==> flow/design.v <==
`default_nettype none
module deserializer #(
    parameter ADDRW   = 24,
    parameter OPCODEW = 2
) (
    input  wire               clk,
    input  wire               rst_n,
    input  wire               spi_clk,
    input  wire               mosi,
    input  wire               cs_n,
    input  wire               aes_ready_in,
    input  wire               sha_ready_in,
    output reg                valid, 
    output reg  [OPCODEW-1:0] opcode,     
    output reg  [ADDRW-1:0]   key_addr,
    output reg  [ADDRW-1:0]   text_addr,
    output reg  [ADDRW-1:0]   dest_addr,
    output reg                valid_out
);
    localparam integer SHIFT_W = 1 + OPCODEW + (3 * ADDRW);
    localparam integer CW = $clog2(SHIFT_W + 1);
    localparam [CW-1:0] CNT_FULL = CW'(SHIFT_W) - 1;
    reg [1:0] r_clk;
    reg [1:0] r_cs_n;
    reg [1:0] r_mosi;    
    always @(posedge clk or negedge rst_n) begin
        if (!rst_n) begin        
            r_clk <= 2'b00;      
            r_cs_n <= 2'b11;     
            r_mosi <= 2'b00;
        end else begin
            r_clk <= {r_clk[0], spi_clk};
            r_cs_n <= {r_cs_n[0], cs_n};
            r_mosi <= {r_mosi[0], mosi};
        end
    end
    wire clk_posedge = (r_clk == 2'b01);   
    reg [CW-1:0] cnt;   
    reg [SHIFT_W-1:0] shift_reg;
    reg busy;   
    always @ (posedge clk or negedge rst_n) begin
        if (!rst_n) begin    
            cnt        <= {CW{1'b0}};
            shift_reg  <= {SHIFT_W{1'b0}};
            busy       <= 1'b0;
            valid      <= 1'b0;
            opcode     <= {OPCODEW{1'b0}};
            key_addr   <= {ADDRW{1'b0}};
            text_addr  <= {ADDRW{1'b0}};
            dest_addr  <= {ADDRW{1'b0}}; 
            valid_out  <= 1'b0;
        end else begin
            valid_out <= 1'b0;   
            if (~r_cs_n[1]) begin                      
                if (clk_posedge && !busy) begin
                    shift_reg <= {shift_reg[SHIFT_W-2:0], r_mosi[1]};
                    if (cnt == CNT_FULL) begin
                        busy <= 1'b1;                  
                        cnt  <= {CW{1'b0}};
                    end else begin
                        cnt <= cnt + 1'b1;             
                    end
                end
            end else begin
                if (!busy) begin
                    cnt       <= {CW{1'b0}};
                    shift_reg <= {SHIFT_W{1'b0}};
                end
            end
            if (shift_reg[3*ADDRW]) begin
                if (busy && sha_ready_in) begin
                    valid     <= shift_reg[SHIFT_W-1];
                    opcode    <= shift_reg[SHIFT_W-2 : 3*ADDRW];
                    key_addr  <= shift_reg[3*ADDRW-1 : 2*ADDRW]; 
                    text_addr <= shift_reg[2*ADDRW-1 : ADDRW];
                    dest_addr <= shift_reg[ADDRW-1 : 0];
                    valid_out <= 1'b1;   
                    busy      <= 1'b0;
                end
            end else begin
                if (busy && aes_ready_in) begin
                    valid     <= shift_reg[SHIFT_W-1];
                    opcode    <= shift_reg[SHIFT_W-2 : 3*ADDRW];
                    key_addr  <= shift_reg[3*ADDRW-1 : 2*ADDRW]; 
                    text_addr <= shift_reg[2*ADDRW-1 : ADDRW];
                    dest_addr <= shift_reg[ADDRW-1 : 0];
                    valid_out <= 1'b1;   
                    busy      <= 1'b0;
                end
            end
        end
    end
endmodule
module req_queue #(
    parameter ADDRW = 24,
    parameter OPCODEW = 2,
    parameter QDEPTH = 16
) (
    input wire clk,
    input wire rst_n,
    input wire valid_in,
    input wire ready_in_aes,
    input wire ready_in_sha,
    input wire [OPCODEW - 1:0] opcode,
    input wire [ADDRW - 1:0] key_addr,
    input wire [ADDRW - 1:0] text_addr,
    input wire [ADDRW - 1:0] dest_addr,
    output wire [3 * ADDRW + OPCODEW - 1:0] instr_aes,
    output wire valid_out_aes,
    output wire ready_out_aes,
    output wire [2 * ADDRW + OPCODEW - 1:0] instr_sha,
    output wire valid_out_sha,
    output wire ready_out_sha
);
    integer j, k;
    localparam integer SHA_INSTRW = 2 * ADDRW + OPCODEW;
    localparam integer AES_INSTRW = 3 * ADDRW + OPCODEW;
    localparam integer IDXW = (QDEPTH <= 1) ? 1 : $clog2(QDEPTH);
    localparam [IDXW - 1:0] LAST_IDX = IDXW'(QDEPTH - 1);
    reg [AES_INSTRW - 1:0] aesQueue [QDEPTH - 1:0];
    reg [IDXW - 1:0] aesReadIdx;
    reg [IDXW - 1:0] aesWriteIdx;
    reg aesFull;
    reg [SHA_INSTRW - 1:0] shaQueue [QDEPTH - 1:0];
    reg [IDXW - 1:0] shaReadIdx;
    reg [IDXW - 1:0] shaWriteIdx;
    reg shaFull;
    assign ready_out_aes = (aesReadIdx != aesWriteIdx || !aesFull) && rst_n;
    assign ready_out_sha = (shaReadIdx != shaWriteIdx || !shaFull) && rst_n;
    assign valid_out_aes = (aesReadIdx != aesWriteIdx || aesFull) && rst_n;
    assign valid_out_sha = (shaReadIdx != shaWriteIdx || shaFull) && rst_n;
    assign instr_aes = aesQueue[aesReadIdx];
    assign instr_sha = shaQueue[shaReadIdx];
    always @(posedge clk or negedge rst_n) begin 
        if (!rst_n) begin
            for (j = 0; j < QDEPTH; j = j + 1) aesQueue[j] <= {AES_INSTRW{1'b0}};
            aesReadIdx <= {IDXW{1'b0}};
            aesWriteIdx <= {IDXW{1'b0}};
            aesFull <= 0;
            for (k = 0; k < QDEPTH; k = k + 1) shaQueue[k] <= {SHA_INSTRW{1'b0}};
            shaReadIdx <= {IDXW{1'b0}};
            shaWriteIdx <= {IDXW{1'b0}};
            shaFull <= 0;
        end else begin
            if (valid_in) begin
                if (ready_out_aes) begin
                    if (opcode[0] == 0) begin
                        aesQueue[aesWriteIdx] <= {opcode, key_addr, text_addr, dest_addr};
                        if (aesWriteIdx == LAST_IDX) begin
                            if (aesReadIdx == {IDXW{1'b0}}) aesFull <= 1;
                            aesWriteIdx <= {IDXW{1'b0}};
                        end else begin
                            if (aesReadIdx == aesWriteIdx + 1) aesFull <= 1;
                            aesWriteIdx <= aesWriteIdx + 1;
                        end
                    end
                end
                if (ready_out_sha) begin
                    if (opcode[0] == 1) begin
                        shaQueue[shaWriteIdx] <= {opcode, text_addr, dest_addr};
                        if (shaWriteIdx == LAST_IDX) begin
                            if (shaReadIdx == {IDXW{1'b0}}) shaFull <= 1;
                            shaWriteIdx <= {IDXW{1'b0}};
                        end else begin
                            if (shaReadIdx == shaWriteIdx + 1) shaFull <= 1;
                            shaWriteIdx <= shaWriteIdx + 1;
                        end
                    end
                end
            end
            if (ready_in_aes && valid_out_aes) begin
                if (aesReadIdx == LAST_IDX) 
                    aesReadIdx <= {IDXW{1'b0}};
                else 
                    aesReadIdx <= aesReadIdx + 1;
                aesFull <= 0;
            end
            if (ready_in_sha && valid_out_sha) begin
                if (shaReadIdx == LAST_IDX) 
                    shaReadIdx <= {IDXW{1'b0}};
                else 
                    shaReadIdx <= shaReadIdx + 1;
                shaFull <= 0;
            end
        end
    end
endmodule
`default_nettype none
module aes_fsm #(
    parameter ADDRW = 24,
    parameter ACCEL_ID = 2'b10
)(
    input  wire              clk,
    input  wire              rst_n,
    input  wire              req_valid,
    input  wire [3*ADDRW+1:0] req_data,
    output reg               ready_req_out,      
    input wire               compq_ready_in,
    output reg [ADDRW-1:0]   compq_data_out,     
    output reg               valid_compq_out,    
    output reg               arb_req,
    input  wire              arb_grant,
    input  wire [2:0]        ack_in,
    output reg [ADDRW+7:0]   data_out
);
    localparam MEM_ID = 2'b00;
    localparam READY        = 4'b0000;
    localparam RDKEY        = 4'b0001;
    localparam WAIT_RDKEY   = 4'b0010;
    localparam RDTEXT       = 4'b0011;
    localparam WAIT_RDTXT   = 4'b0100;
    localparam HASHOP       = 4'b0101;
    localparam WAIT_HASHOP  = 4'b0110;
    localparam MEMWR        = 4'b0111;
    localparam WAIT_MEMWR   = 4'b1000;
    localparam COMPLETE     = 4'b1001;
    reg [3:0] state, next_state;
    reg [3*ADDRW+1:0] r_req_data;
    always @(posedge clk or negedge rst_n) begin
        if (!rst_n)
            state <= READY;
        else
            state <= next_state;
    end
    always @(*) begin
        next_state = state;
        case (state)
            READY: begin
                if (req_valid) next_state = RDKEY;
            end
            RDKEY: begin
                if (arb_grant) next_state = WAIT_RDKEY;
            end
            WAIT_RDKEY: begin
                if (ack_in == {1'b1, MEM_ID}) next_state = RDTEXT;
            end
            RDTEXT: begin
                if (arb_grant) next_state = WAIT_RDTXT;
            end
            WAIT_RDTXT: begin
                if (ack_in == {1'b1, MEM_ID}) next_state = HASHOP;
            end
            HASHOP: begin
                if (arb_grant) next_state = WAIT_HASHOP;
            end
            WAIT_HASHOP: begin
                if (ack_in == {1'b1, ACCEL_ID}) next_state = MEMWR;
            end
            MEMWR: begin
                if (arb_grant) next_state = WAIT_MEMWR;
            end
            WAIT_MEMWR: begin
                if (ack_in == {1'b1, MEM_ID}) next_state = COMPLETE;
            end
            COMPLETE: begin
                if (compq_ready_in) next_state = READY;
            end
            default: next_state = READY;
        endcase
    end
    always @(*) begin
        arb_req = 1'b0;
        ready_req_out = 1'b0;
        valid_compq_out = 1'b0;
        data_out = 'b0;
        compq_data_out = 'b0;
        case (state) 
            READY: begin
                ready_req_out = 1'b1;
            end
            RDKEY: begin
                arb_req = 1'b1;
                data_out = {r_req_data[3*ADDRW-1:2*ADDRW], 2'b00, ACCEL_ID, MEM_ID, 2'b00};
            end
            WAIT_RDKEY: begin
                data_out = {r_req_data[3*ADDRW-1:2*ADDRW], 2'b00, ACCEL_ID, MEM_ID, 2'b00};
            end
            RDTEXT: begin
                arb_req = 1'b1;
                data_out = {r_req_data[2*ADDRW-1:ADDRW], 2'b00, ACCEL_ID, MEM_ID, 2'b01};
            end
            WAIT_RDTXT: begin
                data_out = {r_req_data[2*ADDRW-1:ADDRW], 2'b00, ACCEL_ID, MEM_ID, 2'b01};
            end
            HASHOP: begin
                arb_req = 1'b1;
                data_out = {24'b0, r_req_data[3*ADDRW+1], 1'b0, ACCEL_ID, 4'b0011};
            end
            WAIT_HASHOP: begin
                data_out = {24'b0, r_req_data[3*ADDRW+1], 1'b0, ACCEL_ID, 4'b0011};
            end
            MEMWR: begin
                arb_req = 1'b1;
                data_out = {r_req_data[ADDRW-1:0], 2'b00, MEM_ID, ACCEL_ID, 2'b10};
            end
            WAIT_MEMWR: begin
                data_out = {r_req_data[ADDRW-1:0], 2'b00, MEM_ID, ACCEL_ID, 2'b10};
            end
            COMPLETE: begin
                compq_data_out = {r_req_data[ADDRW-1:0]};
                valid_compq_out = 1'b1;
            end
            default: begin
            end
        endcase
    end
    always @(posedge clk or negedge rst_n) begin
        if (!rst_n) begin
            r_req_data <= '0;
        end else if (req_valid && state == READY) begin
            r_req_data <= req_data;
        end
    end
endmodule
`default_nettype none
module sha_fsm #(
    parameter ADDRW = 24,
    parameter ACCEL_ID = 2'b01
)(
    input  wire              clk,
    input  wire              rst_n,
    input  wire              req_valid,
    input  wire [2*ADDRW+1:0] req_data,
    output reg               ready_req_out,      
    input wire               compq_ready_in,
    output reg [ADDRW-1:0]   compq_data_out,     
    output reg               valid_compq_out,    
    output reg               arb_req,
    input  wire              arb_grant,
    input  wire [2:0]        ack_in,
    output reg [ADDRW+7:0]   data_out
);
    localparam MEM_ID = 2'b00;
    localparam READY        = 4'b0000;
    localparam RDTEXT       = 4'b0001;
    localparam WAIT_RDTXT   = 4'b0010;
    localparam HASHOP       = 4'b0011;
    localparam WAIT_HASHOP  = 4'b0100;
    localparam MEMWR        = 4'b0101;
    localparam WAIT_MEMWR   = 4'b0110;
    localparam COMPLETE     = 4'b0111;
    reg [3:0] state, next_state;
    reg [2*ADDRW+1:0] r_req_data;
    always @(posedge clk or negedge rst_n) begin
        if (!rst_n)
            state <= READY;
        else
            state <= next_state;
    end
    always @(*) begin
        next_state = state;
        case (state)
            READY: begin
                if (req_valid) next_state = RDTEXT;
            end
            RDTEXT: begin
                if (arb_grant) next_state = WAIT_RDTXT;
            end
            WAIT_RDTXT: begin
                if (ack_in == {1'b1, MEM_ID}) next_state = HASHOP;
            end
            HASHOP: begin
                if (arb_grant) next_state = WAIT_HASHOP;
            end
            WAIT_HASHOP: begin
                if (ack_in == {1'b1, ACCEL_ID}) next_state = MEMWR;
            end
            MEMWR: begin
                if (arb_grant) next_state = WAIT_MEMWR;
            end
            WAIT_MEMWR: begin
                if (ack_in == {1'b1, MEM_ID}) next_state = COMPLETE;
            end
            COMPLETE: begin
                if (compq_ready_in) next_state = READY;
            end
            default: next_state = READY;
        endcase
    end
    always @(*) begin
        arb_req = 1'b0;
        ready_req_out = 1'b0;
        valid_compq_out = 1'b0;
        data_out = 'b0;
        compq_data_out = 'b0;
        case (state) 
            READY: begin
                ready_req_out = 1'b1;
            end
            RDTEXT: begin
                arb_req = 1'b1;
                data_out = {r_req_data[2*ADDRW-1:ADDRW], 2'b00, ACCEL_ID, MEM_ID, 2'b01};
            end
            WAIT_RDTXT: begin
                data_out = {r_req_data[2*ADDRW-1:ADDRW], 2'b00, ACCEL_ID, MEM_ID, 2'b01};
            end
            HASHOP: begin
                arb_req = 1'b1;
                data_out = {24'b0, r_req_data[2*ADDRW+1], 1'b0, ACCEL_ID, 4'b0011};
            end
            WAIT_HASHOP: begin
                data_out = {24'b0, r_req_data[2*ADDRW+1], 1'b0, ACCEL_ID, 4'b0011};
            end
            MEMWR: begin
                arb_req = 1'b1;
                data_out = {r_req_data[ADDRW-1:0], 2'b00, MEM_ID, ACCEL_ID, 2'b10};
            end
            WAIT_MEMWR: begin
                data_out = {r_req_data[ADDRW-1:0], 2'b00, MEM_ID, ACCEL_ID, 2'b10};
            end
            COMPLETE: begin
                compq_data_out = {r_req_data[ADDRW-1:0]};
                valid_compq_out = 1'b1;
            end
            default: begin
            end
        endcase
    end
    always @(posedge clk or negedge rst_n) begin
        if (!rst_n) begin
            r_req_data <= '0;
        end else if (req_valid && state == READY) begin
            r_req_data <= req_data;
        end
    end
endmodule
`default_nettype none
module bus_arbiter #(
    parameter ADDRW = 24
    ) (
    input wire clk,
    input wire rst_n,
    input wire sha_req,
    input wire aes_req,
    input wire [ADDRW+7:0] sha_data_in,
    input wire [ADDRW+7:0] aes_data_in,
    input wire bus_ready,
    output reg [7:0] data_out,
    output reg valid_out, 
    output wire aes_grant,
    output wire sha_grant,
    output wire [1:0] curr_mode_top,
    output wire [1:0] counter_top
);
localparam AES = 2'b01;
localparam SHA = 2'b10;
reg last_serviced;  
reg [1:0] curr_mode;  
reg [1:0] counter;
assign curr_mode_top = curr_mode;
assign counter_top = counter;
always @(*) begin
    if (counter == 2'b00) begin
        if (curr_mode == AES) begin
            data_out = aes_data_in[7:0];
            valid_out = 1'b1;
        end else if (curr_mode == SHA) begin
            data_out = sha_data_in[7:0];
            valid_out = 1'b1;
        end else begin
            data_out = 8'b0;  
            valid_out = 1'b0;
        end
    end else if (counter == 2'b01) begin
        if (curr_mode == AES) begin
            data_out = aes_data_in[15:8];
            valid_out = 1'b1;
        end else if (curr_mode == SHA) begin
            data_out = sha_data_in[15:8];
            valid_out = 1'b1;
        end else begin
            data_out = 8'b0;  
            valid_out = 1'b0;
        end
    end else if (counter == 2'b10) begin
        if (curr_mode == AES) begin
            data_out = aes_data_in[23:16];
            valid_out = 1'b1;
        end else if (curr_mode == SHA) begin
            data_out = sha_data_in[23:16];
            valid_out = 1'b1;
        end else begin
            data_out = 8'b0;  
            valid_out = 1'b0;
        end
    end else begin
        if (curr_mode == AES) begin
            data_out = aes_data_in[31:24];
            valid_out = 1'b1;
        end else if (curr_mode == SHA) begin
            data_out = sha_data_in[31:24];
            valid_out = 1'b1;
        end else begin
            data_out = 8'b0;  
            valid_out = 1'b0;
        end
    end
end
always @(posedge clk or negedge rst_n) begin
    if (!rst_n) begin
        last_serviced <= 1'b0;
        curr_mode <= 2'b00;
        counter <= 2'b00;
    end else begin
        if (curr_mode != 2'b00) begin
            if (bus_ready) counter <= counter + 1;
        end else begin
            if (sha_req && aes_req) begin 
                curr_mode <= last_serviced ? 2'b10 : 2'b01;
            end else if (aes_req) begin 
                curr_mode <= 2'b01;
            end else if (sha_req) begin
                curr_mode <= 2'b10;
            end else begin
                curr_mode <= 2'b00;
                counter <= 2'b00;
            end
        end
        if (counter == 2'b11 && bus_ready) begin
            if (curr_mode == AES) curr_mode <= (sha_req) ? SHA : 2'b00;
            else if (curr_mode == SHA) curr_mode <= (aes_req) ? AES : 2'b00;
        end
        if (curr_mode == AES) last_serviced <= 1'b1;
        else if (curr_mode == SHA) last_serviced <= 1'b0;
    end
end
assign aes_grant = (curr_mode == AES);
assign sha_grant = (curr_mode == SHA);
endmodule
module comp_queue #(
    parameter ADDRW  = 24,
    parameter QDEPTH = 32
)(
    input  wire clk,
    input  wire rst_n,
    input  wire                 valid_in_aes,
    input  wire                 valid_in_sha,
    input  wire [ADDRW-1:0]     dest_addr_aes,
    input  wire [ADDRW-1:0]     dest_addr_sha,
    output reg                  ready_out_aes,
    output reg                  ready_out_sha,
    output reg [ADDRW-1:0]      data_out,
    output reg                  valid_out,
    input  wire                 ready_in
);
    reg [ADDRW-1:0] mem [0:QDEPTH-1];
    localparam integer IDXW = (QDEPTH <= 1) ? 1 : $clog2(QDEPTH);
    localparam integer COUNTW = (QDEPTH <= 1) ? 1 : $clog2(QDEPTH + 1);
    localparam [IDXW-1:0] LAST_IDX = IDXW'(QDEPTH - 1);
    localparam [COUNTW-1:0] COUNT_MAX = QDEPTH;
    function [IDXW-1:0] increment_ptr;
        input [IDXW-1:0] val;
        increment_ptr = (val == LAST_IDX) ? {IDXW{1'b0}} : val + 1'b1;
    endfunction
    reg [IDXW-1:0] head, tail;
    reg [COUNTW-1:0] count;
    wire full  = (count == COUNT_MAX);
    wire empty = (count == {COUNTW{1'b0}});  
    reg rr_select;
    wire both_valid = valid_in_aes && valid_in_sha;
    wire aes_sel = (both_valid && !rr_select) || (valid_in_aes && !valid_in_sha);
    wire sha_sel = (both_valid && rr_select)  || (valid_in_sha && !valid_in_aes);
    wire enq_valid = (aes_sel && valid_in_aes) || (sha_sel && valid_in_sha);
    wire [ADDRW-1:0] enq_data =
        aes_sel ? dest_addr_aes :
        sha_sel ? dest_addr_sha :
        {ADDRW{1'b0}};
    wire enq_ready = !full;
    always @(*) begin
        ready_out_aes = !full && aes_sel;
        ready_out_sha = !full && sha_sel;
    end
    wire do_enq = enq_valid && enq_ready;
    wire do_deq = valid_out && ready_in;
    always @(posedge clk or negedge rst_n) begin
        if (!rst_n) begin
            head <= {IDXW{1'b0}};
            tail <= {IDXW{1'b0}};
            count <= {COUNTW{1'b0}};
            rr_select <= 0;
            valid_out <= 0;
            data_out <= 0;
        end else begin
            if (do_enq) begin
                mem[tail] <= enq_data;
                tail <= increment_ptr(tail);
            end
            if (both_valid)
                rr_select <= ~rr_select;
            if (!empty && !valid_out) begin
                data_out <= mem[head];
                valid_out <= 1;
            end
            if (do_deq) begin
                head <= increment_ptr(head);
                valid_out <= 0;
            end
            if (do_enq && do_deq)
                count <= count;
            else if (do_enq)
                count <= count + 1;
            else if (do_deq)
                count <= count - 1;
        end
    end
endmodule
module serializer #(
    parameter ADDRW = 24
) (
    input wire clk,
    input wire rst_n,       
    input wire n_cs,         
    input wire spi_clk,
    input wire valid_in,
    input wire [ADDRW-1:0]      addr,
    output reg  miso,
    output wire ready_out,
    output reg  err           
);
    localparam integer SHIFT_W  = ADDRW + 1;  
    localparam integer CW = (SHIFT_W <= 1) ? 1 : $clog2(SHIFT_W + 1);
    localparam [CW-1:0] CNT_INIT = CW'(SHIFT_W - 1);
    reg [CW-1:0] cnt;                                
    reg [SHIFT_W-1:0] PISOreg;                       
    reg [1:0] clkstat;                               
    wire negedgeSPI = (clkstat == 2'b10);            
    reg [1:0] sync_n_cs;                        
    reg [1:0] hist;                             
    reg valid_ncs;                              
    reg idle;                                   
    assign ready_out = idle && ~valid_ncs && negedgeSPI;
    always @(posedge clk or negedge rst_n) begin 
        if (!rst_n) begin
            clkstat <=0;
        end else begin
            clkstat <= {clkstat[0], spi_clk};
        end
    end
    always @(posedge clk or negedge rst_n) begin
        if (!rst_n) begin
            sync_n_cs <= 2'b11;                      
        end else begin
            sync_n_cs <= {sync_n_cs[0], n_cs};       
        end
    end
    always@(posedge clk or negedge rst_n) begin 
        if (!rst_n) begin  
            hist            <= 2'b11;
            valid_ncs       <= 1'b1;                       
        end else begin
            if (negedgeSPI) begin
                hist <= {hist[0], sync_n_cs[1]};           
                if (hist[1] == hist[0]) begin
                    valid_ncs <= hist[1]; 
                end
            end
        end
    end
    always @(posedge clk or negedge rst_n) begin
        if (!rst_n) begin 
            idle        <= 1;
            cnt         <= CNT_INIT;
            PISOreg     <= 0;
            miso        <= 1'b0;
            err         <= 1'b0;
        end
        else if (~valid_ncs) begin
            if (valid_in && idle && negedgeSPI) begin
                PISOreg     <= {1'b1 , addr};
                idle        <= 0;
                cnt         <= CNT_INIT;
                miso        <= 1'b1;
            end else if (negedgeSPI && !idle) begin
                miso        <= PISOreg[SHIFT_W-1];
                PISOreg     <= {PISOreg[SHIFT_W-2:0], 1'b0};
                if (cnt != 1) begin
                    cnt <= cnt - 1;
                end else begin 
                    idle <= 1;
                end
            end
        end else if (valid_ncs && !idle) begin  
            err         <= 1'b1;
            idle        <= 1;
            cnt         <= CNT_INIT;
            PISOreg     <= 0;
            miso        <= 1'b0;
        end else begin
            err <= 1'b0;
        end
    end
endmodule
`default_nettype none
module tt_um_control_top #(
  parameter ADDRW = 24,
  parameter OPCODEW = 2,
  parameter REQ_QDEPTH = 4,
  parameter COMP_QDEPTH = 4
  ) (
    input  wire       ena,       
    input  wire       clk,       
    input  wire       rst_n,     
    input  wire [7:0] ui_in, 
    output wire [7:0] uo_out, 
    input  wire [7:0] uio_in,     
    output wire [7:0] uio_out, 
    output wire [7:0] uio_oe      
);
  wire [7:0] in_bus = ui_in | uio_in;
  wire mosi = in_bus[0];
  wire spi_clk = in_bus[1];
  wire cs_n = in_bus[2];
  wire bus_ready = in_bus[3];
  wire [2:0] ack_in = in_bus[6:4];   
  wire miso;
  wire [7:0] data_bus_out;
  wire data_bus_valid;
  wire [7:0] out_bus;
  assign out_bus[0] = miso;
  assign out_bus[6:1] = data_bus_out[6:1];
  assign out_bus[7] = data_bus_valid;
  assign uio_out = out_bus;
  assign uo_out = out_bus;
  assign uio_oe = 8'b0 & {8{&{1'b0, ena, in_bus[7], data_bus_out[7], data_bus_out[0], 
                              valid, serializer_err, curr_mode_top, counter_top}}};
  localparam AES_INSTRW = 3*ADDRW + OPCODEW;
  localparam SHA_INSTRW = 2*ADDRW + OPCODEW;
  wire valid;
  wire [OPCODEW-1:0] opcode;
  wire [ADDRW-1:0] key_addr;
  wire [ADDRW-1:0] text_addr;
  wire [ADDRW-1:0] dest_addr;
  wire req_q_valid;
  deserializer #(.ADDRW(ADDRW), .OPCODEW(OPCODEW)) 
  deserializer_inst(.clk(clk), .rst_n(rst_n), .spi_clk(spi_clk), .mosi(mosi), .cs_n(cs_n), 
                    .aes_ready_in(aes_queue_ready), .sha_ready_in(sha_queue_ready), 
                    .valid(valid), .opcode(opcode), .key_addr(key_addr), .text_addr(text_addr), 
                    .dest_addr(dest_addr), .valid_out(req_q_valid));
  wire aes_fsm_ready, sha_fsm_ready;
  wire [AES_INSTRW-1:0] instr_aes;
  wire [SHA_INSTRW-1:0] instr_sha;
  wire valid_out_aes, valid_out_sha;
  wire aes_queue_ready, sha_queue_ready;
  req_queue #(.ADDRW(ADDRW), .OPCODEW(OPCODEW), .QDEPTH(REQ_QDEPTH)) 
  req_queue_inst(.clk(clk), .rst_n(rst_n), .valid_in(req_q_valid), .ready_in_aes(aes_fsm_ready), 
                 .ready_in_sha(sha_fsm_ready), .opcode(opcode), .key_addr(key_addr), .text_addr(text_addr), 
                 .dest_addr(dest_addr), .instr_aes(instr_aes), .valid_out_aes(valid_out_aes), 
                 .ready_out_aes(aes_queue_ready), .instr_sha(instr_sha), .valid_out_sha(valid_out_sha), 
                 .ready_out_sha(sha_queue_ready));
  wire compq_ready_aes, compq_ready_sha;
  wire [ADDRW-1:0] compq_aes_data, compq_sha_data;
  wire compq_aes_valid, compq_sha_valid;
  aes_fsm #(.ADDRW(ADDRW)) aes_fsm_inst (.clk(clk), .rst_n(rst_n), .req_valid(valid_out_aes), 
                                         .req_data(instr_aes), .ready_req_out(aes_fsm_ready), 
                                         .compq_ready_in(compq_ready_aes), .compq_data_out(compq_aes_data), 
                                         .valid_compq_out(compq_aes_valid), .arb_req(aes_arb_req), 
                                         .arb_grant(aes_arb_grant), .ack_in(ack_in), .data_out(aes_fsm_data));
  sha_fsm #(.ADDRW(ADDRW)) sha_fsm_inst (.clk(clk), .rst_n(rst_n), .req_valid(valid_out_sha), .req_data(instr_sha), 
                                         .ready_req_out(sha_fsm_ready), .compq_ready_in(compq_ready_sha), 
                                         .compq_data_out(compq_sha_data), .valid_compq_out(compq_sha_valid), 
                                         .arb_req(sha_arb_req), .arb_grant(sha_arb_grant), .ack_in(ack_in), 
                                         .data_out(sha_fsm_data));
  wire aes_arb_req, sha_arb_req;
  wire [ADDRW+7:0] aes_fsm_data, sha_fsm_data;
  wire aes_arb_grant, sha_arb_grant;
  wire [1:0] curr_mode_top;
  wire [1:0] counter_top;
  bus_arbiter #(.ADDRW(ADDRW)) 
  bus_arbiter_inst (.clk(clk), .rst_n(rst_n), .sha_req(sha_arb_req), .aes_req(aes_arb_req), .sha_data_in(sha_fsm_data), 
                    .aes_data_in(aes_fsm_data), .bus_ready(bus_ready), .data_out(data_bus_out), .valid_out(data_bus_valid), 
                    .aes_grant(aes_arb_grant), .sha_grant(sha_arb_grant), .curr_mode_top(curr_mode_top), .counter_top(counter_top));
  wire [ADDRW-1:0] compq_data;
  wire compq_valid_out;
  wire compq_ready_in;
  comp_queue #(.ADDRW(ADDRW), .QDEPTH(COMP_QDEPTH)) 
  comp_queue_inst (.clk(clk), .rst_n(rst_n), .valid_in_aes(compq_aes_valid), .valid_in_sha(compq_sha_valid), 
                   .dest_addr_aes(compq_aes_data), .dest_addr_sha(compq_sha_data), .ready_out_aes(compq_ready_aes), 
                   .ready_out_sha(compq_ready_sha), .data_out(compq_data), .valid_out(compq_valid_out), .ready_in(compq_ready_in));
  wire serializer_err;
  serializer #(.ADDRW(ADDRW)) 
  serializer_inst(.clk(clk), .rst_n(rst_n), .n_cs(cs_n), .spi_clk(spi_clk), .valid_in(compq_valid_out), .addr(compq_data), 
                  .miso(miso), .ready_out(compq_ready_in), .err(serializer_err));
endmodule
Tool chain data of tt_um_control_top --
What the tools print for tt_um_control_top, step after step. Lines are those of the file above, counted from 1. Library cell names are shortened. A cell with - has no value.
Design: top tt_um_control_top, clock clk, cell library sky130hd, library corner tt_025C_1v80

After elaboration --
Counts by Yosys on the flattened word-level netlist (proc, flatten, opt, wreduce). Print and check cells are left out. Cells with the same type and inputs are merged into one.
Operators by class: $add $sub $neg 11, multipliers 0, divide/modulo/power cells 0, $lt $le $gt $ge 0, equality and inequality tests 81, shift operators 0, multiplexer cells 133, bitwise gates (word level) 5, reduce/logical cells 109
Operator list (count):
- 2-to-1 mux 24 bit | 13
- parallel mux 74 bit (select 4 bit) | 1
- 2-to-1 mux 74 bit | 3
- parallel mux 50 bit (select 4 bit) | 1
- parallel mux 31 bit (select 4 bit) | 1
- 2-to-1 mux 7 bit | 15
- 2-to-1 mux 25 bit | 4
- parallel mux 24 bit (select 4 bit) | 1
- parallel mux 31 bit (select 3 bit) | 1
- 2-to-1 mux 4 bit | 17
- == test 2 x 32 -> 1 bit | 2
- 2-to-1 mux 1 bit | 45
- 2-to-1 mux 2 bit | 22
- parallel mux 4 bit (select 10 bit) | 1
- inequality test 2 x 1 -> 1 bit (second input constant) | 18
- AND reduction 4 bit | 9
- logical AND 1 bit | 32
- == test 2 bit (second input constant) | 16
- == test 4 x 3 -> 1 bit (second input constant) | 8
- parallel mux 4 bit (select 8 bit) | 1
- 2-to-1 mux 5 bit | 5
- AND reduction 3 bit | 8
- nonzero test 2 bit | 11
- == test 2 x 1 -> 1 bit (second input constant) | 9
- inequality test 2 bit (second input constant) | 8
- == test 4 x 2 -> 1 bit (second input constant) | 4
- zero test 2 bit | 7
- OR reduction 2 bit | 7
Not listed: further kinds 29, cells in them 69.
Word-level totals: register bits after elaboration 970, bits in latches 0, RAM bits 0, bits in read-only memories 0, word width x clocked read ports 0, memories 0, input port bits 19, output and inout bits 24, word-level cells 389

Depth --
Yosys ltp: most cells in a row. Word level: on the elaborated netlist, between registers, memories and ports. Mapped: between sequential cells and ports; inverters and the memories' decode and read muxes count.
Logic depth: word-level depth 11, ABC_AREA 1, depth in mapped cells 14

Synthesis result --
The flow's flattened synthesis, as Yosys stat reports it; memories are mapped. The netlist is that of the ABC_AREA named above (0 if unset); the other value can give another one.
Synthesis totals: mapped cells 4326, mapped area 37498.5 µm², sequential area 21913.5 µm², flip-flops 856
Cells by type (count):
- dfrtp_1 | 750
- nand2_1 | 1266
- o21ai_0 | 687
- edfxtp_1 | 96
- inv_1 | 435
- o22ai_1 | 208
- clkbuf_1 | 207
- nand3_1 | 139
- o21ai_1 | 110
- nor2_1 | 131
- ha_1 | 35
- a21oi_1 | 77
- buf_2 | 67
- buf_4 | 40
- dfstp_2 | 10
- o31ai_1 | 15
- nor2_2 | 7
- xnor2_1 | 5
Not listed: further types 19, cells in them 41.

Timing after synthesis --
Path of least setup slack by OpenSTA after synthesis, without wires, with an ideal clock, recovery checks aside; 20% of the period is set as input and as output delay. Where synthesis merged equal registers, the netlist keeps one of their names.
Timing after synthesis: path kind register to output, start point register bus_arbiter_inst.curr_mode[0], end point output port uo_out[4], clock period 10.0 ns, external output delay 2.000 ns, launch time at the first pin 0.000 ns, arrival 1.772 ns, path slack 6.228 ns, delay of the path 1.772 ns, driving pins on the path 11, path buffers 4, synthesis period reached 3.772 ns
"delay of the path" is the arrival time less input delay plus setup time. At an output port there is no setup time. "driving pins on the path" counts driving pins, that of a launching flip-flop among them; a cell with two outputs on the path counts twice. "synthesis period reached" = period - worst setup slack (recovery checks aside). The figure is calculated, with input and output delays left at 20% of the set period. At most two assigning lines are given for a register; there are more.
On the way, after synthesis: path through dfrtp_1 > ha_1 > buf_2 > inv_1 > buf_2 > buf_1 > nand3_1 > nand3_1 > nand2_1 > nand2_1 > buf_4, elaborated cells on any way between the ends 13, classes of those cells eq/ne: 2; mux: 11
Ends and longest elaborated chain, after synthesis:
- start, declared | RTL line 448 | reg [1:0] curr_mode;
- start, assigned | RTL line 509 | curr_mode <= last_serviced ? 2'b10 : 2'b01;
- start, assigned | RTL line 520 | if (curr_mode == AES) curr_mode <= (sha_req) ? SHA : 2'b00;
- end, declared | RTL line 704 | output wire [7:0] uo_out,
Chain of elaborated cells between the ends: none given. Nets of the timed path that keep an RTL name, with a line that drives or declares them; the list need not be complete.
Named nets, after synthesis:
- aes_arb_grant | RTL line 527 | assign aes_grant = (curr_mode == AES);
- uio_out[4] | RTL line 453 | if (counter == 2'b00) begin

Path in the finished layout --
Path of least setup slack in the final report of run 1 (OpenROAD, finished layout, wires in). Where an end is a register, its clock arrival counts in the times.
Timing after layout: path kind register to output, start point register bus_arbiter_inst.curr_mode[1], end point output port uo_out[6], clock period 10.0 ns, external output delay 2.00 ns, launch time at the first pin 0.66 ns, arrival 4.18 ns, path slack 3.82 ns, driving pins on the path 10, path buffers 1
At most two assigning lines are given for a register; there are more.
On the way, after layout: path through dfrtp_1 > inv_1 > ha_1 > inv_1 > nand3_1 > o21ai_0 > nor2_1 > nand2_1 > nor2_1 > clkdlybuf4s50_1, elaborated cells on any way between the ends 13, classes of those cells eq/ne: 2; mux: 11
Ends and longest elaborated chain, after layout:
- start, declared | RTL line 448 | reg [1:0] curr_mode;
- start, assigned | RTL line 509 | curr_mode <= last_serviced ? 2'b10 : 2'b01;
- start, assigned | RTL line 520 | if (curr_mode == AES) curr_mode <= (sha_req) ? SHA : 2'b00;
- end, declared | RTL line 704 | output wire [7:0] uo_out,
Chain of elaborated cells between the ends: none given. Nets of the timed path that keep an RTL name, with a line that drives or declares them; the list need not be complete.
Named nets, after layout:
- aes_arb_grant | RTL line 527 | assign aes_grant = (curr_mode == AES);

Measured data: module tt_um_control_top, platform sky130hd, 5 stored runs of the flow under differing settings, order arbitrary. Input and output delays are each 20% of the period that was set; the output load is 0.01 pF.
"achieved period": clock period set for the run, less the worst setup slack. It is reckoned from that one timing run; input and output delays stay at 20% of the period that was set.
By "time on the worst setup path" is meant the share of the clock period that the worst setup path is allowed (20% is reserved at inputs, 20% at outputs), minus its slack. Clock arrival times at its registers enter into it.
By "total power after layout" is meant OpenSTA's value without simulated activity: inputs other than the clock are taken to toggle once in ten clock periods, and the tool carries that through the logic.

* Run 1 | settings: ABC_AREA 1; CELL_PAD_IN_SITES_DETAIL_PLACEMENT 1; CORE_ASPECT_RATIO 0.6; CTS_CLUSTER_SIZE 98; HOLD_SLACK_MARGIN 0.19; TNS_END_PERCENT 75; period_ns 10.0; CAP_MARGIN 20; CORE_MARGIN 2; CORE_UTILIZATION 40; SLEW_MARGIN 20 | results: chip area after synthesis (Yosys) 37498.5 µm²; full die area 96291.2 µm²; standard-cell area after routing 41403.5 µm²; post-route utilization 0.448; smallest setup slack 3.824 ns; final setup TNS 0.000 ns; total power after layout 10.661 mW; achieved period 6.176 ns; time on the worst setup path 4.18 ns; type of the worst setup path register to output
* Run 2 | settings: ABC_AREA 0; CAP_MARGIN 20; CELL_PAD_IN_SITES_DETAIL_PLACEMENT 0; CELL_PAD_IN_SITES_GLOBAL_PLACEMENT 2; CORE_ASPECT_RATIO 1.28; CORE_MARGIN 10; CORE_UTILIZATION 51; CTS_CLUSTER_DIAMETER 217; CTS_CLUSTER_SIZE 76; GPL_ROUTABILITY_DRIVEN 0; GPL_TIMING_DRIVEN 0; MAX_ROUTING_LAYER met5; MIN_ROUTING_LAYER met2; PLACE_DENSITY 0.74; SLEW_MARGIN 10; TNS_END_PERCENT 80; period_ns 3.44 | results: chip area after synthesis (Yosys) 35853.1 µm²; full die area 81387.2 µm²; standard-cell area after routing 38431.9 µm²; post-route utilization 0.554; smallest setup slack -0.221 ns; final setup TNS -1.587 ns; total power after layout 21.958 mW; achieved period 3.661 ns; time on the worst setup path 2.97 ns; type of the worst setup path register to output
* Run 3 | settings: ABC_AREA 1; CELL_PAD_IN_SITES_DETAIL_PLACEMENT 1; CELL_PAD_IN_SITES_GLOBAL_PLACEMENT 3; CORE_ASPECT_RATIO 1.87; CTS_CLUSTER_SIZE 98; GPL_TIMING_DRIVEN 0; HOLD_SLACK_MARGIN 0.19; MAX_ROUTING_LAYER met4; PLACE_DENSITY_LB_ADDON 0.3; SETUP_SLACK_MARGIN 2.92; TNS_END_PERCENT 65; period_ns 10.0; CAP_MARGIN 20; CORE_MARGIN 2; CORE_UTILIZATION 40; SLEW_MARGIN 20 | results: chip area after synthesis (Yosys) 37498.5 µm²; full die area 96332.2 µm²; standard-cell area after routing 42363.1 µm²; post-route utilization 0.455; smallest setup slack 4.028 ns; final setup TNS 0.000 ns; total power after layout 10.596 mW; achieved period 5.972 ns; time on the worst setup path 3.97 ns; type of the worst setup path register to output
* Run 4 | settings: ABC_AREA 0; CAP_MARGIN 10; CELL_PAD_IN_SITES_GLOBAL_PLACEMENT 2; CORE_ASPECT_RATIO 1.22; CORE_UTILIZATION 33; CTS_CLUSTER_DIAMETER 289; CTS_CLUSTER_SIZE 30; PLACE_DENSITY_LB_ADDON 0.19; period_ns 5.33; CORE_MARGIN 2; SLEW_MARGIN 20 | results: chip area after synthesis (Yosys) 35853.1 µm²; full die area 111312.0 µm²; standard-cell area after routing 38386.8 µm²; post-route utilization 0.356; smallest setup slack 0.637 ns; final setup TNS 0.000 ns; total power after layout 14.351 mW; achieved period 4.693 ns; time on the worst setup path 3.63 ns; type of the worst setup path register to output
* Run 5 | settings: period_ns 5.45; CAP_MARGIN 20; CORE_MARGIN 2; CORE_UTILIZATION 40; SLEW_MARGIN 20 | results: chip area after synthesis (Yosys) 35853.1 µm²; full die area 92042.5 µm²; standard-cell area after routing 39883.3 µm²; post-route utilization 0.45; smallest setup slack 0.602 ns; final setup TNS 0.000 ns; total power after layout 16.512 mW; achieved period 4.848 ns; time on the worst setup path 3.76 ns; type of the worst setup path register to output
